==> flow/design.v <==
`timescale 1ns/1ns
module cpx_multiply #(parameter xi_bits = 12,
		                  parameter xq_bits = 12,
		                  parameter yi_bits = 12,
		                  parameter yq_bits = 12,
		                  parameter i_bits = 24,
		                  parameter q_bits = 24
		                  )
   (input clk,
    input                      rst,
    input                      m_axis_tready,
    input                      m_axis_tvalid,
    input signed [xi_bits-1:0] xi,
    input signed [xq_bits-1:0] xq,
    input signed [yi_bits-1:0] yi,
    input signed [yq_bits-1:0] yq,
    output reg                 s_axis_tready,
    output signed [i_bits-1:0] i,
    output signed [q_bits-1:0] q,
    output reg                 s_axis_tvalid
    );
   reg [2:0]                   pipeline;
   reg signed [(xi_bits + yi_bits)-1:0] 	   i_sub;
   reg signed [(xi_bits + yi_bits)-1:0]      i_sub_out;
   reg signed [(xq_bits + yq_bits)-1:0]      q_add;
   reg signed [(xq_bits + yq_bits)-1:0]      q_add_out;
   reg signed [(xi_bits + yi_bits)-1:0]      xu;
   reg signed [(xi_bits + yi_bits)-1:0]      xu_out;
   reg signed [(xq_bits + yq_bits)-1:0]      yv;
   reg signed [(xq_bits + yq_bits)-1:0]      yv_out;
   reg signed [(xi_bits + yq_bits)-1:0]      xv;
   reg signed [(xi_bits + yq_bits)-1:0]      xv_out;
   reg signed [(xq_bits + yi_bits)-1:0]      yu;
   reg signed [(xq_bits + yi_bits)-1:0]      yu_out;
   assign i = i_sub_out[(xi_bits+yi_bits)-1: (xi_bits+yi_bits-i_bits)];
   assign q = q_add_out[(xq_bits+yq_bits)-1: (xq_bits+yq_bits-q_bits)];
   always @(posedge clk) begin
      if (rst) begin
         xu <= 'd0;
         yv <= 'd0;
         xv <= 'd0;
         yu <= 'd0;
      end else if (m_axis_tvalid & s_axis_tready) begin
         xu <= xi * yi;
         yv <= xq * yq;
         xv <= xi * yq;
         yu <= xq * yi;
      end else begin
         xu <= xu;
         yv <= yv;
         xv <= xv;
         yu <= yu;
      end  
   end
   always @(posedge clk) begin
      if (rst) begin
         xu_out <= 'd0;
         yv_out <= 'd0;
         xv_out <= 'd0;
         yu_out <= 'd0;
         i_sub <= 'd0;
         i_sub_out <= 'd0;
         q_add <= 'd0;
         q_add_out <= 'd0;
      end else if(m_axis_tready) begin
         xu_out <= xu;
         yv_out <= yv;
         xv_out <= xv;
         yu_out <= yu;
         i_sub <= xu_out - yv_out;
         i_sub_out <= i_sub;
         q_add <= xv_out + yu_out;
         q_add_out <= q_add;
      end  
      else begin
         xu_out <= xu_out;
         yv_out <= yv_out;
         xv_out <= xv_out;
         yu_out <= yu_out;
         i_sub <= i_sub;
         i_sub_out <= i_sub_out;
         q_add <= q_add;
         q_add_out <= q_add_out;
      end  
   end  
   always @(posedge clk) begin
      if (rst) begin
         pipeline <= 3'b0;
         s_axis_tvalid <= 1'b0;
      end else begin
         if(m_axis_tvalid & s_axis_tready) begin
            pipeline <= (pipeline << 1) | {2'b00, m_axis_tready};
         end else if (m_axis_tready) begin
            pipeline <= (pipeline << 1);
         end
         s_axis_tvalid <= pipeline[2];
      end
   end  
   always @(posedge clk) begin
      if (rst) begin
         s_axis_tready <= 1'b0;
      end else begin
         s_axis_tready <= m_axis_tready | ~pipeline[0];
      end
   end
endmodule  
`timescale 1ns/1ns
module dot_prod_pip #(parameter xi_bits = 12,
                      parameter xq_bits = 12,
                      parameter yi_bits = 12,
                      parameter yq_bits = 12,
                      parameter i_bits = 24,
                      parameter q_bits = 24,
                      parameter dot_length = 5,
                      parameter dot_length_counter_bits = 3,
                      parameter sum_i_bits = 24,
                      parameter sum_q_bits = 24
                      )
   (input clk,
    input                          rst,
    input                          m_axis_product_tready,
    input                          m_axis_x_tvalid,
    input [xi_bits - 1:0]          xi,
    input [xq_bits - 1:0]          xq,
    input                          m_axis_y_tvalid,
    input [yi_bits - 1:0]          yi,
    input [yq_bits - 1:0]          yq,
    output reg                     s_axis_product_tvalid,
    output reg signed [i_bits-1:0] i,
    output reg signed [q_bits-1:0] q
    );
   wire                            cpx_m_axis_tvalid;
   wire signed [xi_bits + yi_bits -1:0] mult_out_i;
   wire signed [xq_bits + yq_bits -1:0] mult_out_q;
   wire signed [sum_i_bits - 1:0]       mult_out_i_extended;
   wire signed [sum_q_bits - 1:0]       mult_out_q_extended;
   reg signed [sum_i_bits - 1:0]        sum_i;
   reg signed [sum_q_bits - 1:0]        sum_q;
   reg [dot_length_counter_bits:0]      dot_length_counter;
   wire [31:0]                          dot_length_counter_extended;
   wire                                 s_axis_cpx_tvalid;
   wire                                 s_axis_cpx_tready;
   assign cpx_m_axis_tvalid = m_axis_x_tvalid & m_axis_y_tvalid;
   assign mult_out_i_extended = { {(sum_i_bits - (xi_bits + yi_bits)){mult_out_i[xi_bits + yi_bits - 1]}}, mult_out_i};
   assign mult_out_q_extended = { {(sum_q_bits - (xq_bits + yq_bits)){mult_out_q[xq_bits + yq_bits - 1]}}, mult_out_q};
   assign dot_length_counter_extended = { {(31 - dot_length_counter_bits){dot_length_counter[dot_length_counter_bits]}}, dot_length_counter};
   cpx_multiply #(.xi_bits(xi_bits),
                  .xq_bits(xq_bits),
                  .yi_bits(yi_bits),
                  .yq_bits(yq_bits),
                  .i_bits(xi_bits + yi_bits),
                  .q_bits(xq_bits + yq_bits)) cpx_multiply_dot_pip(.clk(clk),
                                                                   .rst(rst),
                                                                   .m_axis_tready(m_axis_product_tready),
                                                                   .m_axis_tvalid(cpx_m_axis_tvalid),
                                                                   .xi(xi),
                                                                   .xq(xq),
                                                                   .yi(yi),
                                                                   .yq(yq),
                                                                   .i(mult_out_i),
                                                                   .q(mult_out_q),
                                                                   .s_axis_tready(s_axis_cpx_tready),
                                                                   .s_axis_tvalid(s_axis_cpx_tvalid));
   always @(posedge clk) begin
      if (rst) begin
         dot_length_counter <= -'d1;
         sum_i <= 'd0;
         sum_q <= 'd0;
      end
      else if (s_axis_cpx_tvalid && m_axis_product_tready) begin
         if (dot_length_counter_extended < (dot_length - 1)) begin
            dot_length_counter <= dot_length_counter + 1'b1;
            sum_i <= sum_i + mult_out_i_extended;
            sum_q <= sum_q + mult_out_q_extended;
         end
         else begin
            dot_length_counter <= 'd0;
            sum_i <= mult_out_i_extended;
            sum_q <= mult_out_q_extended;
         end  
      end  
      else if (m_axis_product_tready) begin
         if(dot_length_counter_extended == (dot_length - 1)) begin
            dot_length_counter <= 'd0;
            sum_i <= 'd0;
            sum_q <= 'd0;
         end
      end
   end  
   always @(posedge clk) begin
      if (rst) begin
         s_axis_product_tvalid <= 1'b0;
         i <= 'd0;
         q <= 'd0;
      end
      else if(dot_length_counter_extended == (dot_length - 1)) begin
         s_axis_product_tvalid <= 1'b1;
         i <= sum_i[sum_i_bits - 1:(sum_i_bits - i_bits)];
         q <= sum_q[sum_q_bits - 1:(sum_q_bits - q_bits)];
      end
      else begin
         s_axis_product_tvalid <= 1'b0;
         i <= i;
         q <= q;
      end
   end
endmodule  
`timescale 1ns/1ns
module arg_max #(parameter buffer_length = 10,
                 parameter index_bits = 4,
                 parameter out_max_bits = 4,
                 parameter i_bits = 12,
                 parameter q_bits = 12
                 )
   (input clk,
    input                           rst,
    input                           m_axis_tvalid,
    input signed [i_bits - 1:0]     xi,
    input signed [q_bits - 1:0]     xq,
    output reg                      s_axis_tready,
    input                           m_axis_tready,
    output reg [out_max_bits - 1:0] out_max,
    output reg [index_bits-1:0]     index,
    output reg                      s_axis_tvalid
    );
   reg signed [index_bits:0]        icounter;
   wire signed [31:0]               icounter_extended;
   reg [i_bits + i_bits - 2:0]      i_square;
   reg [q_bits + q_bits - 2:0]      q_square;
   reg [out_max_bits - 1:0]         argsum;
   reg                              sq_stage_valid;
   reg                              sum_stage_valid;
   reg                              cmp_stage_valid;
   wire                             result_collected;
   reg                              result_collected_buff;
   wire                             result_collected_cond;
   assign icounter_extended = { {(31 - index_bits){icounter[index_bits]}}, icounter};
   assign result_collected = s_axis_tvalid & m_axis_tready;
   assign result_collected_cond = result_collected | result_collected_buff;
   always @(posedge clk) begin
      if (rst) begin
         s_axis_tready <= 1'b0;
      end
      else if (icounter_extended < buffer_length) begin
         s_axis_tready <= 1'b1;
      end
      else if ((icounter_extended == buffer_length) | result_collected_cond) begin
         s_axis_tready <= 1'b1;
      end
      else begin
         s_axis_tready <= 1'b0;
      end
   end
   always @(posedge clk) begin
      if (rst) begin
         i_square <= 'd0;
         q_square <= 'd0;
         sq_stage_valid <= 1'b0;
      end
      else if (m_axis_tvalid & (s_axis_tready)) begin
         i_square <= xi * xi;
         q_square <= xq * xq;
         sq_stage_valid <= 1'b1;
      end else begin
         i_square <= i_square;
         q_square <= q_square;
         sq_stage_valid <= 1'b0;
      end
   end
   always @(posedge clk) begin
      if (rst) begin
         argsum <= 'd0;
         sum_stage_valid <= 1'b0;
      end
      else if (sq_stage_valid) begin
         argsum <= i_square + q_square;
         sum_stage_valid <= 1'b1;
      end
      else if ((icounter_extended == buffer_length -1) && !sq_stage_valid) begin
         argsum <= 'd0;
         sum_stage_valid <= 1'b0;
      end
      else begin
         argsum <= argsum;
         sum_stage_valid <= 1'b0;
      end
   end
   always @(posedge clk) begin
      if (rst) begin
         index <= 'd0;
         out_max <= 'd0;
         cmp_stage_valid <= 1'b0;
      end
      else if ((icounter_extended == 'd0) && !sum_stage_valid && result_collected_cond) begin
         index <= 'd0;
         out_max <= argsum;
         cmp_stage_valid <= 1'b0;
      end
      else if ((argsum > out_max) && sum_stage_valid) begin
         index <= icounter[index_bits - 1:0];
         out_max <= argsum;
         cmp_stage_valid <= 1'b1;
      end
      else if (sum_stage_valid) begin
         index <= index;
         out_max <= out_max;
         cmp_stage_valid <= 1'b1;
      end
      else begin
         index <= index;
         out_max <= out_max;
         cmp_stage_valid <= 1'b0;
      end
   end  
   always @(posedge clk) begin
      if (rst) begin
         icounter <= 'd0;
      end
      else if (icounter_extended < (buffer_length - 1)) begin
         if (sum_stage_valid) begin
            icounter <= icounter + 1'b1;
         end else begin
            icounter <= icounter;
         end
      end
      else if (icounter_extended == (buffer_length - 1)) begin
         icounter <= 'd0;
      end else begin
         icounter <= icounter;
      end
   end  
   always @(posedge clk) begin
      if (rst) begin
         result_collected_buff <= 1'b0;
         s_axis_tvalid <= 1'b0;
      end
      else begin
         result_collected_buff <= result_collected;
         if (result_collected_cond) begin
            s_axis_tvalid <= 1'b0;
         end
         else if (icounter_extended == (buffer_length - 1)) begin
            s_axis_tvalid <= 1'b1;
         end
         else begin
            s_axis_tvalid <= s_axis_tvalid;
         end
      end
   end
endmodule  
`timescale 1ns/1ns
module x_corr #(parameter xi_bits = 12,
                parameter xq_bits = 12,
                parameter yi_bits = 12,
                parameter yq_bits = 12,
                parameter i_bits = 31,
                parameter q_bits = 31,
                parameter length = 102,
                parameter length_counter_bits = 7,
                parameter out_max_bits = 62
                )
   (input clk,
    input                              rst,
    output                             s_axis_tready,
    input [xi_bits - 1:0]              xi,
    input [xq_bits - 1:0]              xq,
    input [yi_bits - 1:0]              yi,
    input [yq_bits - 1:0]              yq,
    input                              m_axis_tvalid,
    input                              m_axis_tready,
    output [out_max_bits - 1:0]        out_max,
    output [length_counter_bits - 1:0] index,
    output                             s_axis_tvalid
    );
   wire                                s_axis_product_tvalid;
   wire                                m_axis_x_tvalid;
   wire                                m_axis_y_tvalid;
   wire                                m_axis_product_tready;
   wire signed [31 - 1:0] i;
   wire signed [31 - 1:0] q;
   assign m_axis_x_tvalid = m_axis_tvalid;
   assign m_axis_y_tvalid = m_axis_tvalid;
   assign m_axis_product_tready = s_axis_tready;
   dot_prod_pip #(.xi_bits(12),
                  .xq_bits(12),
                  .yi_bits(12),
                  .yq_bits(12),
                  .i_bits(31),
                  .q_bits(31),
                  .dot_length(100),
                  .dot_length_counter_bits(7),
                  .sum_i_bits(31),
                  .sum_q_bits(31)
                  ) dp_x_corr (.clk(clk),
                               .rst(rst),
                               .m_axis_product_tready(m_axis_product_tready),
                               .m_axis_x_tvalid(m_axis_x_tvalid),
                               .xi(xi),
                               .xq(xq),
                               .m_axis_y_tvalid(m_axis_y_tvalid),
                               .yi(yi),
                               .yq(yq),
                               .s_axis_product_tvalid(s_axis_product_tvalid),
                               .i(i),
                               .q(q)
                               );
                                  arg_max #(.buffer_length(length),
                                            .index_bits(length_counter_bits),
                                            .out_max_bits(out_max_bits),
                                            .i_bits(31),
                                            .q_bits(31)) arg_max_xc(.clk(clk),
                                                                    .rst(rst),
                                                                    .m_axis_tvalid(s_axis_product_tvalid),
                                                                    .xi(i),
                                                                    .xq(q),
                                                                    .s_axis_tready(s_axis_tready),
                                                                    .m_axis_tready(m_axis_tready),
                                                                    .out_max(out_max),
                                                                    .index(index),
                                                                    .s_axis_tvalid(s_axis_tvalid)
                                                                    );
endmodule  
Ticket comment

* Step by step through the tools: x_corr *
Each step is given for the RTL above and for the edited RTL.
"original" refers to lines of the RTL above, "edited" to lines of the edited file.
"difference": "edited" minus "original" as printed here. "relative change": 100 x difference / "original".
Operators: Yosys type, input widths -> output width; for muxes data width and select width s.
A cell with -- has no value.

design
  top = x_corr
  clock = clk
  standard-cell library = sky130hd
  library corner = tt_025C_1v80

* The edit *
Unified diff, file above to edited file.
A script made this edit. It was not meant as an optimisation and need not keep what the design does.

begin of diff
@@ -332,9 +332,7 @@
    always @(posedge clk) begin
       if (rst) begin
-         result_collected_buff <= 1'b0;
          s_axis_tvalid <= 1'b0;
       end
       else begin
-         result_collected_buff <= result_collected;
          if (result_collected_cond) begin
             s_axis_tvalid <= 1'b0;
@@ -348,4 +346,5 @@
       end
    end
+   always @(*) result_collected_buff = result_collected;
 endmodule  
 `timescale 1ns/1ns
end of diff

* After elaboration *
Counts by Yosys on the flattened word-level netlist (proc, flatten, opt, wreduce; memories kept). Register bits leave out memories and registers merged into their read ports (data or address). Print and check cells are left out. Cells with the same type and inputs are merged into one.

bit counts
  element                     original  edited  difference  relative change (%)
  register bits               692       691     -1          -0.14
  bits of input ports         52        52      0           0.00
  output and inout port bits  71        71      0           0.00
  cells after elaboration     103       101     -2          -1.94

operators by class
  element                           original  edited  difference  relative change (%)
  add/subtract/negate cells         7         7       0           0.00
  multipliers                       6         6       0           0.00
  order comparisons                 4         4       0           0.00
  equality and inequality tests     4         4       0           0.00
  muxes and demuxes                 24        24      0           0.00
  bitwise gates (word level)        8         7       -1          -12.50
  reductions and logical operators  18        18      0           0.00

operators by type and width
  cell                 original  edited  difference  relative change (%)
  $or 1x1->1           3         2       -1          -33.33
  $mux 8               7         7       0           0.00
  $mux 31              6         6       0           0.00
  $reduce_bool 2->1    6         6       0           0.00
  $logic_and 1x1->1    5         5       0           0.00
  $mux 1               5         5       0           0.00
  $mul 12x12->24       4         4       0           0.00
  $mux 62              4         4       0           0.00
  $and 1x1->1          3         3       0           0.00
  $add 31x24->31       2         2       0           0.00
  $add 8x1->8 const B  2         2       0           0.00
  $eq 8x8->1 const B   2         2       0           0.00
  $logic_not 1->1      2         2       0           0.00
  $lt 8x8->1 const B   2         2       0           0.00
  $mul 31x31->61       2         2       0           0.00
  $mux 3               2         2       0           0.00
  $reduce_and 2->1     2         2       0           0.00
  $reduce_or 2->1      2         2       0           0.00
  $add 24x24->24       1         1       0           0.00
  $add 61x61->62       1         1       0           0.00
  $eq 32x7->1 const B  1         1       0           0.00
  $gt 62x62->1         1         1       0           0.00
  $logic_not 32->1     1         1       0           0.00
  $lt 32x7->1 const B  1         1       0           0.00
  $ne 2x1->1 const B   1         1       0           0.00
  $not 1->1            1         1       0           0.00
  $or 3x1->3           1         1       0           0.00
  $sub 24x24->24       1         1       0           0.00

* Depth *
Yosys ltp: most cells in a row. Word level: on the elaborated netlist, between registers, memories and ports. Mapped: between sequential cells and ports; inverters and the memories' decode and read muxes count.

depth
  element                       original  edited  difference  relative change (%)
  depth in word-level cells     5         4       -1          -20.00
  ABC_AREA                      0         0       --          --
  depth in mapped cells         33        33      0           0.00
  mapped depth without buffers  30        31      +1          +3.33

* Mapped cells and area *
Yosys stat after the flow's synthesis: flattened, memories mapped to cells. It holds for the ABC_AREA given above (unset counts as 0); a run with the other value may have another netlist.

cell types
  type                       original  edited  difference  relative change (%)
  sky130_fd_sc_hd__nor2_1    739       628     -111        -15.02
  sky130_fd_sc_hd__mux2i_1   245       166     -79         -32.24
  sky130_fd_sc_hd__nand3_1   88        164     +76         +86.36
  sky130_fd_sc_hd__o21ai_0   239       294     +55         +23.01
  sky130_fd_sc_hd__a21oi_1   556       597     +41         +7.37
  sky130_fd_sc_hd__nand2_1   1529      1551    +22         +1.44
  sky130_fd_sc_hd__a21o_1    172       189     +17         +9.88
  sky130_fd_sc_hd__xnor2_1   254       239     -15         -5.91
  sky130_fd_sc_hd__nand4_1   50        37      -13         -26.00
  sky130_fd_sc_hd__a211oi_1  59        47      -12         -20.34
  sky130_fd_sc_hd__o21ai_1   10        22      +12         +120.00
  sky130_fd_sc_hd__or2_2     21        10      -11         -52.38
  sky130_fd_sc_hd__or3_1     38        28      -10         -26.32
  sky130_fd_sc_hd__and3_1    35        45      +10         +28.57
  sky130_fd_sc_hd__o211ai_1  23        15      -8          -34.78
  sky130_fd_sc_hd__buf_2     11        3       -8          -72.73
  sky130_fd_sc_hd__a2111o_1  8         0       -8          -100.00
  sky130_fd_sc_hd__and2_1    555       548     -7          -1.26

The list need not be complete.

mapped netlist
  element                         original  edited    difference  relative change (%)
  cells in the netlist            12822     12753     -69         -0.54
  mapped area (µm²)               115803.6  114905.2  -898.4      -0.78
  area of sequential cells (µm²)  13813.2   13793.2   -20.0       -0.14
  flip-flop cells                 690       689       -1          -0.14
  buffers                         535       531       -4          -0.75

The figures by module come from a second, unflattened synthesis with its own total; it is not the netlist above.

unflattened totals
  element                                        original  edited    difference  relative change (%)
  cell total of the unflattened synthesis        13057     12944     -113        -0.87
  area total of the unflattened synthesis (µm²)  117006.0  116691.9  -314.1      -0.27

Rows give one instance, submodules left out.

by module, original
  module        instances  cells  area (µm²)  sequential area (µm²)
  arg_max       1          8157   74744.2     5285.1
  cpx_multiply  1          3869   34090.2     5865.6
  dot_prod_pip  1          1031   8171.6      2662.6
  x_corr        1          0      0.0         0.0

by module, edited
  module        instances  cells  area (µm²)  sequential area (µm²)
  arg_max       1          8044   74430.1     5265.0
  cpx_multiply  1          3869   34090.2     5865.6
  dot_prod_pip  1          1031   8171.6      2662.6
  x_corr        1          0      0.0         0.0

* Timing after synthesis *
Path of least setup slack by OpenSTA after synthesis, without wires, with an ideal clock, recovery checks aside; 20% of the period is set as input and as output delay. Where synthesis merged equal registers, the netlist keeps one of their names.

path after synthesis
  element                              original                          edited                            difference  relative change (%)
  path kind                            register to register              register to register              --          --
  start point                          register dp_x_corr.q[30]          register dp_x_corr.i[30]          --          --
  end point                            register arg_max_xc.q_square[60]  register arg_max_xc.i_square[60]  --          --
  clock period (ns)                    10.0                              10.0                              0.0         0.00
  time at the first pin (ns)           0.000                             0.000                             0.000       --
  arrival (ns)                         8.334                             8.090                             -0.244      -2.93
  data required time (ns)              9.897                             9.866                             -0.031      -0.31
  setup slack (ns)                     1.562                             1.776                             +0.214      --
  delay of the path (ns)               8.437                             8.224                             -0.213      -2.52
  stages on the path                   32                                30                                -2          -6.25
  buffers on the path                  3                                 2                                 -1          -33.33
  period reached after synthesis (ns)  8.438                             8.224                             -0.214      -2.54

"delay of the path" is the arrival time less input delay plus setup time.
"stages on the path" counts driving pins, that of a launching flip-flop among them; a cell with two outputs on the path counts twice.
"period reached after synthesis" = period - worst setup slack (recovery checks aside). The figure is calculated, with input and output delays left at 20% of the set period.
Between the ends stands the longest chain of elaborated cells between them, by number of cells; it is not shown to be the way that was timed. Of several equally long chains one is given.
A line is the first line of the expression or statement that the cell stems from. Yosys adds cells for indexed reads and writes and turns some case tables into memories.
A register here has more assigning lines than the two given.

on the way, after synthesis, original
  cells stage by stage = sky130_fd_sc_hd__dfxtp_1 > sky130_fd_sc_hd__clkbuf_1 > sky130_fd_sc_hd__clkinv_1 > sky130_fd_sc_hd__clkbuf_1 > sky130_fd_sc_hd__nor2_1 > sky130_fd_sc_hd__fa_1 > sky130_fd_sc_hd__inv_1 > sky130_fd_sc_hd__fa_1 > sky130_fd_sc_hd__inv_1 > sky130_fd_sc_hd__fa_1 > sky130_fd_sc_hd__inv_1 > sky130_fd_sc_hd__fa_1 > sky130_fd_sc_hd__inv_1 > sky130_fd_sc_hd__fa_1 > sky130_fd_sc_hd__fa_1 > sky130_fd_sc_hd__inv_1 > sky130_fd_sc_hd__fa_1 > sky130_fd_sc_hd__fa_1 > sky130_fd_sc_hd__inv_1 > sky130_fd_sc_hd__ha_1 > sky130_fd_sc_hd__clkbuf_1 > sky130_fd_sc_hd__a21oi_1 > sky130_fd_sc_hd__o21ai_0 > sky130_fd_sc_hd__or2_2 > sky130_fd_sc_hd__o22ai_1 > sky130_fd_sc_hd__nor2_1 > sky130_fd_sc_hd__a22oi_2 > sky130_fd_sc_hd__nand2_2 > sky130_fd_sc_hd__o41ai_4 > sky130_fd_sc_hd__o311a_2 > sky130_fd_sc_hd__nor2_1 > sky130_fd_sc_hd__a2111oi_2
  cells in the longest elaborated chain = 1
  elaborated cells between the ends (all ways) = 1
  source lines of those cells = 1
  those cells by class = mul (1)

ends and longest elaborated chain, after synthesis, original
  element             line  source
  start: declaration  130   output reg signed [q_bits-1:0] q
  start: assignment   199   q <= sum_q[sum_q_bits - 1:(sum_q_bits - q_bits)];
  start: assignment   204   q <= q;
  $mul 31x31->61      262   q_square <= xq * xq;
  end: assignment     262
  end: assignment     266   q_square <= q_square;
  end: declaration    229   reg [q_bits + q_bits - 2:0]      q_square;

on the way, after synthesis, edited
  cells stage by stage = sky130_fd_sc_hd__dfxtp_1 > sky130_fd_sc_hd__clkbuf_1 > sky130_fd_sc_hd__clkinv_1 > sky130_fd_sc_hd__clkbuf_1 > sky130_fd_sc_hd__nor2_1 > sky130_fd_sc_hd__fa_1 > sky130_fd_sc_hd__inv_1 > sky130_fd_sc_hd__fa_1 > sky130_fd_sc_hd__inv_1 > sky130_fd_sc_hd__fa_1 > sky130_fd_sc_hd__inv_1 > sky130_fd_sc_hd__fa_1 > sky130_fd_sc_hd__inv_1 > sky130_fd_sc_hd__fa_1 > sky130_fd_sc_hd__fa_1 > sky130_fd_sc_hd__inv_1 > sky130_fd_sc_hd__fa_1 > sky130_fd_sc_hd__fa_1 > sky130_fd_sc_hd__inv_1 > sky130_fd_sc_hd__ha_1 > sky130_fd_sc_hd__and3_1 > sky130_fd_sc_hd__and2_1 > sky130_fd_sc_hd__nand2_1 > sky130_fd_sc_hd__a2111oi_2 > sky130_fd_sc_hd__o21ai_2 > sky130_fd_sc_hd__o211ai_1 > sky130_fd_sc_hd__a41oi_1 > sky130_fd_sc_hd__nand2b_1 > sky130_fd_sc_hd__a221oi_1 > sky130_fd_sc_hd__a211oi_1
  cells in the longest elaborated chain = 1
  elaborated cells between the ends (all ways) = 1
  source lines of those cells = 1
  those cells by class = mul (1)

ends and longest elaborated chain, after synthesis, edited
  element             line  source
  start: declaration  129   output reg signed [i_bits-1:0] i,
  start: assignment   198   i <= sum_i[sum_i_bits - 1:(sum_i_bits - i_bits)];
  start: assignment   203   i <= i;
  $mul 31x31->61      261   i_square <= xi * xi;
  end: assignment     261
  end: assignment     265   i_square <= i_square;
  end: declaration    228   reg [i_bits + i_bits - 2:0]      i_square;

* Timing after layout *
From the final timing report of the runs of pair 1: the path of least setup slack in the routed layout; clock arrival at registers is part of the times.

path post-layout
  element                     original                          edited                            difference  relative change (%)
  path kind                   register to register              register to register              --          --
  start point                 register dp_x_corr.q[16]          register dp_x_corr.i[19]          --          --
  end point                   register arg_max_xc.q_square[47]  register arg_max_xc.i_square[59]  --          --
  clock period (ns)           9.08                              9.08                              0.00        0.00
  time at the first pin (ns)  0.67                              0.72                              +0.05       +7.46
  arrival (ns)                9.18                              9.29                              +0.11       +1.20
  data required time (ns)     9.68                              9.65                              -0.03       -0.31
  setup slack (ns)            0.50                              0.36                              -0.14       --
  stages on the path          29                                29                                0           0.00
  buffers on the path         2                                 1                                 -1          -50.00

Between the ends stands the longest chain of elaborated cells between them, by number of cells; it is not shown to be the way that was timed. Of several equally long chains one is given.
A register here has more assigning lines than the two given.

on the way, post-layout, original
  cells stage by stage = sky130_fd_sc_hd__dfxtp_1 > sky130_fd_sc_hd__inv_1 > sky130_fd_sc_hd__buf_4 > sky130_fd_sc_hd__nor2_1 > sky130_fd_sc_hd__buf_4 > sky130_fd_sc_hd__fa_1 > sky130_fd_sc_hd__fa_1 > sky130_fd_sc_hd__fa_1 > sky130_fd_sc_hd__inv_1 > sky130_fd_sc_hd__fa_1 > sky130_fd_sc_hd__inv_1 > sky130_fd_sc_hd__fa_1 > sky130_fd_sc_hd__fa_1 > sky130_fd_sc_hd__fa_1 > sky130_fd_sc_hd__inv_1 > sky130_fd_sc_hd__fa_1 > sky130_fd_sc_hd__inv_1 > sky130_fd_sc_hd__ha_1 > sky130_fd_sc_hd__nand2_1 > sky130_fd_sc_hd__or2_2 > sky130_fd_sc_hd__nor2_1 > sky130_fd_sc_hd__and4_1 > sky130_fd_sc_hd__a21oi_1 > sky130_fd_sc_hd__a21oi_1 > sky130_fd_sc_hd__a21boi_1 > sky130_fd_sc_hd__o21ai_0 > sky130_fd_sc_hd__a31oi_1 > sky130_fd_sc_hd__xnor2_1 > sky130_fd_sc_hd__a22o_1
  cells in the longest elaborated chain = 1
  elaborated cells between the ends (all ways) = 1
  source lines of those cells = 1
  those cells by class = mul (1)

ends and longest elaborated chain, post-layout, original
  element             line  source
  start: declaration  130   output reg signed [q_bits-1:0] q
  start: assignment   199   q <= sum_q[sum_q_bits - 1:(sum_q_bits - q_bits)];
  start: assignment   204   q <= q;
  $mul 31x31->61      262   q_square <= xq * xq;
  end: assignment     262
  end: assignment     266   q_square <= q_square;
  end: declaration    229   reg [q_bits + q_bits - 2:0]      q_square;

on the way, post-layout, edited
  cells stage by stage = sky130_fd_sc_hd__dfxtp_1 > sky130_fd_sc_hd__buf_4 > sky130_fd_sc_hd__nand2_1 > sky130_fd_sc_hd__fa_1 > sky130_fd_sc_hd__inv_1 > sky130_fd_sc_hd__fa_1 > sky130_fd_sc_hd__inv_1 > sky130_fd_sc_hd__fa_1 > sky130_fd_sc_hd__fa_1 > sky130_fd_sc_hd__inv_1 > sky130_fd_sc_hd__fa_1 > sky130_fd_sc_hd__fa_1 > sky130_fd_sc_hd__fa_1 > sky130_fd_sc_hd__inv_1 > sky130_fd_sc_hd__fa_1 > sky130_fd_sc_hd__inv_1 > sky130_fd_sc_hd__ha_1 > sky130_fd_sc_hd__a21o_1 > sky130_fd_sc_hd__a21o_1 > sky130_fd_sc_hd__a21oi_1 > sky130_fd_sc_hd__o21ai_0 > sky130_fd_sc_hd__a22oi_1 > sky130_fd_sc_hd__a2bb2oi_1 > sky130_fd_sc_hd__o21ai_1 > sky130_fd_sc_hd__o41ai_2 > sky130_fd_sc_hd__o2111a_1 > sky130_fd_sc_hd__a21oi_1 > sky130_fd_sc_hd__mux2i_1 > sky130_fd_sc_hd__o311ai_0
  cells in the longest elaborated chain = 1
  elaborated cells between the ends (all ways) = 1
  source lines of those cells = 1
  those cells by class = mul (1)

ends and longest elaborated chain, post-layout, edited
  element             line  source
  start: declaration  129   output reg signed [i_bits-1:0] i,
  start: assignment   198   i <= sum_i[sum_i_bits - 1:(sum_i_bits - i_bits)];
  start: assignment   203   i <= i;
  $mul 31x31->61      261   i_square <= xi * xi;
  end: assignment     261
  end: assignment     265   i_square <= i_square;
  end: declaration    228   reg [i_bits + i_bits - 2:0]      i_square;

* Layout results *
Runs of the flow (Yosys, OpenROAD) on both versions; the two runs of a pair have the same settings. The constraints put input and output delay at 20% of the set period each and load the outputs with 0.01 pF.

flow settings, pair 1
  CORE_UTILIZATION = 40
  period_ns = 9.08
  CAP_MARGIN = 20
  CORE_MARGIN = 2
  SLEW_MARGIN = 20

final reports, pair 1
  element                                original  edited    difference  relative change (%)
  area of the synthesized netlist (µm²)  115803.6  114905.2  -898.4      -0.78
  total die area (µm²)                   293829.0  291568.0  -2261.0     -0.77
  standard-cell area after layout (µm²)  124733.0  124010.0  -723.0      -0.58
  utilization after layout               0.433     0.434     +0.001      --
  worst setup slack after layout (ns)    0.504     0.359     -0.145      --
  setup total negative slack (ns)        0.000     0.000     0.000       --
  worst hold slack (ns)                  0.414     0.451     +0.037      --
  total power after layout (W)           0.017049  0.017074  +0.000025   +0.15
  reached clock period (ns)              8.576     8.721     +0.145      +1.69

By "reached clock period" is meant the clock period of the run minus its worst setup slack. This is arithmetic on one report: input and output delays are still those of the set period (20% each).
By "total power after layout" is meant OpenSTA's value without simulated activity: inputs other than the clock are taken to toggle once in ten clock periods, and the tool carries that through the logic.
